==> flow/design.v <==
module top_level(f1,f2,p,in_1,in_2,out,clk,clk2);
input [7:0]in_1, in_2;
input clk;
input clk2;
input [15:0]p;   
input [15:0]f1,f2;  
output [15:0]out;
wire [15:0]a,b;
wire [15:0]r1,r2,r3,r4,r5;
convert inst_1(.float(a), .int8(in_1), .clk(clk));  
convert inst_2(.float(b), .int8(in_2), .clk(clk));
mult inst_3(.B(f1), .C(r1), .A(a), .clk(clk));   
mult inst_4(.B(f2), .C(r2), .A(b), .clk(clk));
main_adder inst_5 (.AA(r1), .BB(r2),.clk(clk), .R_add(r3)); 
mux inst_6(.in1(r4), .in2(p), .sel(clk2), .out(r5));  
main_adder inst_7 (.AA(r3), .BB(r5),.clk(clk), .R_add(r4));  
assign out=r4;
endmodule
module convert( float, int8,clk);
input clk;
output [15:0] float;
input [7:0] int8;
reg [4:0] exp;
reg [9:0] mantissa;
integer i;
always @(negedge clk)
begin
if(int8 != 8'b0) 
begin
for(i = 0; i < 8; i = i + 1)
    if(int8[i]) 
      exp = i;
      if(exp < 10)
      mantissa = int8 << (10 - exp);
      else
      mantissa = int8;
      exp = exp + 15;
 end
else begin
 mantissa=0;
exp=0;
    end
end
assign float = {1'b0, exp, mantissa};
endmodule
module mult(B,C, A, clk);
input  [15:0]A;
input clk;
input [15:0]B;
output reg    [15:0]C;
wire          [5:0]e;   
wire           [21:0]m;  
wire            [10:0]A_m;     
wire            [10:0]B_m;     
reg           [4:0]C_e;  
wire            C_sign;  
reg           [9:0]C_m;  
assign C_sign=(A[15]^B[15]); 
assign e[5:0]=(A[14:10]+B[14:10]-4'b1111); 
assign A_m[10:0]={1'b1, A[9:0]};
assign B_m[10:0]={1'b1, B[9:0]};
assign m[21:0]=(A_m[10:0])*(B_m[10:0]);   
always@(posedge clk)
begin
if (A==0)   
  begin
  C<=16'b0;
  end
else begin
    if (m[21]==1'b1) 
    begin
    C_m=m[20:11];
    C_e=e[4:0]+m[21];
    C<={C_sign,C_e[4:0],C_m[9:0]};
    end 
    else begin
    C_m=m[19:10];
    C_e=e[4:0]+m[21];
    C<={C_sign,C_e[4:0],C_m[9:0]};
    end
end
end
endmodule
module main_adder (AA, BB,clk, R_add);
input [15:0] AA, BB; 
input clk;             
output  [15:0] R_add;                
wire [14:0]temp_Sum_M_C; 
wire [13:0]temp_Sub_M_C, temp_lza_count_reg;
wire [15:0]temp_L, temp_S;
compare_adder inst_1  (.C_L(temp_L), .C_S(temp_S), .A(AA), .B(BB),.clk(clk));  
shift_adder inst_2    ( temp_sign, temp_Sum_M_C, temp_Sub_M_C, temp_lza_count_reg, temp_L, temp_S,clk);
adder inst_3          (R_add, temp_L, temp_S, temp_sign, temp_Sum_M_C, temp_Sub_M_C, temp_lza_count_reg,clk );
endmodule
module compare_adder (C_L, C_S, A, B,clk);
input [15:0] A, B;
input clk;
output reg[15:0] C_L, C_S;
always@ (posedge clk)
if (A[14:0]>=B[14:0])
 begin
C_L<=A[15:0]; C_S<=B[15:0];
 end
 else begin
C_L<=B[15:0]; C_S<=A[15:0];
 end
endmodule
module shift_adder ( sign, Sum_M_C, Sub_M_C, lza_count_reg,L, S,clk);
input [15:0] L, S;  
input clk;             
output reg sign;                       
reg [13:0] M_C_L, M_C_S;        
reg [13:0]M_C_Lnew, M_C_Snew;   
output  reg[14:0] Sum_M_C;             
output  reg[13:0] Sub_M_C;            
reg [13:0] Sub_M_CS;                     
output reg [13:0] lza_count_reg;                
reg [4:0] count; 
always@ (*)
begin
M_C_L[13:0]={1'b1, L[9:0], 3'b000};                      
M_C_S[13:0]={1'b1, S[9:0], 3'b000};
sign=L[15];                                              
M_C_Snew[13:0]=M_C_S[13:0]>>(L[14:10]-S[14:10]);         
M_C_Lnew[13:0]=M_C_L[13:0];                              
Sum_M_C[14:0]=M_C_Lnew[13:0]+ M_C_Snew[13:0];            
Sub_M_C[13:0]=M_C_Lnew[13:0]- M_C_Snew[13:0];            
begin 
lza_count_reg=14;                                            
for( count=0; count<14; count=count+1 ) 
if( Sub_M_C[ count ] ) 
lza_count_reg=13-count; 
end 
end
endmodule
module adder(R_add, L, S, sign, Sum_M_C, Sub_M_C,lza_count_reg,clk );
input clk;
input [15:0] L, S;               
input sign;                       
input [14:0] Sum_M_C;             
input [13:0] Sub_M_C;            
reg [13:0] Sub_M_CS;                     
input [13:0] lza_count_reg;                
output reg [15:0] R_add;                
always @(posedge clk)
begin
if (L==0 &  S==0)
  begin
  R_add<=16'b0;
  end
  else begin
if (L[15]^S[15]==0)            
 begin
R_add[15]<=sign;                      
R_add[14:10]<=L[14:10]+Sum_M_C[14];   
 if (Sum_M_C[14]==1)
 begin
 R_add[9:0]<=Sum_M_C[13:4];
 end 
 else begin
 R_add[9:0]<=Sum_M_C[12:3];             
 end
 end 
 else begin                         
R_add[15]<=sign;
R_add[14:10]<=L[14:10]-lza_count_reg;
Sub_M_CS[13:0]=(Sub_M_C[13:0]<<lza_count_reg);
R_add[9:0]<=Sub_M_CS[12:3];          
end
end
end
endmodule
module mux(in1, in2, sel, out);  
input [15:0]in1,in2;
input sel;
output reg [15:0]out;
 always @ (*)  
 begin : MUX        
   if (sel == 1'b0) begin
      out = in1;
   end else begin
       out = in2 ;
   end
end
endmodule  
# --- Tool chain data of top_level ---
# What the tools print for top_level, step after step.
# Line numbers count from 1 in the design file above.
# Operators: Yosys type, input widths -> output width; for muxes data width and select width s.
# Library cell names are shortened.
setup:
  design: "top_level"
  clk_port: "clk"
  cell_library: "sky130hd"
  corner: "tt_025C_1v80"

# --- Word level ---
# Yosys after proc, flatten, opt, wreduce and memory -nomap, before mapping. Enables and synchronous resets that opt folds into registers are not counted as muxes. Memory bits, and registers merged into a memory's read port (data or address), are not among the register bits. Print and check cells are not counted. Equal cells are merged and count once.
bits:
  mem_bits_ro: 0
  clocked_rd_ports_x_width: 0
  out_inout_bits: 16
  mem_bits_rw: 0
  wordCells: 127
  regBits: 158
  mem_count: 0
  latch_bits: 0
classes:
  n_reduce_logical: 10
  n_addsub: 20
  bitwise: 6
  n_cmp: 4
  mux: 61
  multipliers: 2
  shifts: 6
  n_eq: 0
  n_div: 0
ops:
  columns: ["op", "count"]
  rows:
  - ["$mul 11x11->22", 2]
  - ["$mux 14", 26]
  - ["$mux 5", 20]
  - ["$logic_not 16->1", 6]
  - ["$mux 16", 5]
  - ["$shl 8x32->10", 2]
  - ["$mux 10", 6]
  - ["$add 14x14->15", 2]
  - ["$ge 15x15->1", 2]
  - ["$sub 14x14->14", 2]
  - ["$shl 14x14->13", 2]
  - ["$shr 14x5->14", 2]
  - ["$add 5x1->5", 4]
  - ["$sub 5x5->5", 4]
  - ["$reduce_bool 8->1", 2]
  - ["$mux 8", 2]
  - ["$sub 4x5->6 const A", 2]
  - ["$add 5x4->5 const B", 2]
  - ["$sub 5x4->5 const B", 2]
  - ["$lt 5x4->1 const B", 2]
  - ["$add 5x5->5", 2]
  - ["$reduce_and 2->1", 2]
  - ["$mux 2", 2]
  - ["$and 1x1->1", 2]
  - ["$xor 1x1->1", 2]
  - ["$not 1->1", 2]

# --- Logic depth ---
# Yosys ltp: most cells in a row. Word level: on the elaborated netlist, between registers, memories and ports. Mapped: between sequential cells and ports; inverters and the memories' decode and read muxes count.
logic_depth:
  word_depth: 19
  abc_area: 0
  mapped_depth: 36

# --- Mapped cells and area ---
# Yosys stat after the flow's synthesis: flattened, memories mapped to cells. It holds for the ABC_AREA given above (unset counts as 0); a run with the other value may have another netlist.
mapped:
  ff_cells: 158
  area_um2: 20642.3
  cell_count: 2532
by_type:
  columns: ["type", "count", "type_area_um2"]
  rows:
  - ["fa_1", 166, 3.32E+03]
  - ["dfxtp_1", 158, 3.16E+03]
  - ["ha_1", 226, 2.83E+03]
  - ["inv_1", 339, 1272.47]
  - ["nand2_1", 235, 882.096]
  - ["a21oi_1", 144, 720.691]
  - ["nor2_1", 181, 679.402]
  - ["mux2i_1", 60, 600.576]
  - ["mux2_2", 53, 596.822]
  - ["o21ai_0", 112, 560.538]
  - ["and2_1", 87, 544.272]
  - ["xnor2_1", 56, 490.47]
  - ["clkbuf_1", 83, 311.549]
  - ["a21o_1", 40, 300.288]
  - ["nor3_1", 57, 285.274]
  - ["xor2_1", 29, 253.994]
  - ["o211ai_1", 29, 217.709]
  - ["nor4_1", 34, 212.704]
# Not listed: further types 92, cells in them 443.
# By module: a second synthesis without flattening, with its own total; a netlist apart from the flattened one above.
hier_totals:
  hier_cells: 2548
  area_unflattened_um2: 21712.1
# Each row is one instance without its submodules.
modules:
  columns: ["module", "cells", "instances", "mod_seq_area_um2", "mod_area_um2"]
  rows:
  - ["mult", 547, 2, 320.3, 4655.7]
  - ["shift_adder", 308, 2, 0.0, 2183.3]
  - ["compare_adder", 121, 2, 640.6, 1524.0]
  - ["adder", 178, 2, 320.3, 1462.7]
  - ["convert", 111, 2, 300.3, 905.9]
  - ["mux", 18, 1, 0.0, 249.0]
  - ["main_adder", 0, 2, 0.0, 0.0]
  - ["top_level", 0, 1, 0.0, 0.0]

# Settings and measured results of 6 stored flow runs for module top_level (sky130hd), not sorted in any way. The constraints put input and output delay at 20% of the set period each and load the outputs with 0.01 pF.
runs:
  - name: "record 1"
    settings:
      CORE_UTILIZATION: 16
      period_ns: 13.3
      CAP_MARGIN: 20
      CORE_MARGIN: 2
      SLEW_MARGIN: 20
    results:
      ys_area_um2: 20642.3
      dieArea_um2: 131903.0
      finalCellArea_um2: 24504.8
      final_util_pct: 19.2
      ws_setup_ns: 0.219
      setupTns_ns: 0.000
      worst_hold_slack_ns: 0.441
  - name: "record 2"
    settings:
      period_ns: 13.3
      CAP_MARGIN: 20
      CORE_MARGIN: 2
      CORE_UTILIZATION: 40
      SLEW_MARGIN: 20
    results:
      ys_area_um2: 20642.3
      dieArea_um2: 53439.6
      finalCellArea_um2: 23351.1
      final_util_pct: 45.6
      ws_setup_ns: 0.201
      setupTns_ns: 0.000
      worst_hold_slack_ns: 0.424
  - name: "record 3"
    settings:
      CORE_UTILIZATION: 19
      GPL_ROUTABILITY_DRIVEN: 0
      period_ns: 16.6
      CAP_MARGIN: 20
      CORE_MARGIN: 2
      SLEW_MARGIN: 20
    results:
      ys_area_um2: 20642.3
      dieArea_um2: 111296.0
      finalCellArea_um2: 23583.9
      final_util_pct: 22.0
      ws_setup_ns: 0.814
      setupTns_ns: 0.000
      worst_hold_slack_ns: 0.448
  - name: "record 4"
    settings:
      ABC_AREA: 1
      CELL_PAD_IN_SITES_DETAIL_PLACEMENT: 0
      CORE_MARGIN: 10
      CTS_CLUSTER_DIAMETER: 337
      HOLD_SLACK_MARGIN: 0.23
      MIN_ROUTING_LAYER: "met2"
      PLACE_DENSITY_LB_ADDON: 0.02
      SLEW_MARGIN: 35
      TNS_END_PERCENT: 85
      period_ns: 7.54
      CAP_MARGIN: 20
      CORE_UTILIZATION: 40
    results:
      ys_area_um2: 19692.6
      dieArea_um2: 58505.9
      finalCellArea_um2: 24176.9
      final_util_pct: 49.5
      ws_setup_ns: -2.320
      setupTns_ns: -48.243
      worst_hold_slack_ns: 0.368
  - name: "record 5"
    settings:
      CELL_PAD_IN_SITES_DETAIL_PLACEMENT: 2
      MIN_ROUTING_LAYER: "met2"
      TNS_END_PERCENT: 85
      period_ns: 13.5
      CAP_MARGIN: 20
      CORE_MARGIN: 2
      CORE_UTILIZATION: 40
      SLEW_MARGIN: 20
    outcome: "no final report: routing broke off with GRT-0232"
  - name: "record 6"
    settings:
      SETUP_SLACK_MARGIN: 3.48
      period_ns: 13.3
      CAP_MARGIN: 20
      CORE_MARGIN: 2
      CORE_UTILIZATION: 40
      SLEW_MARGIN: 20
    results:
      ys_area_um2: 20642.3
      dieArea_um2: 53439.6
      finalCellArea_um2: 24994.0
      final_util_pct: 48.8
      ws_setup_ns: 0.232
      setupTns_ns: 0.000
      worst_hold_slack_ns: 0.435
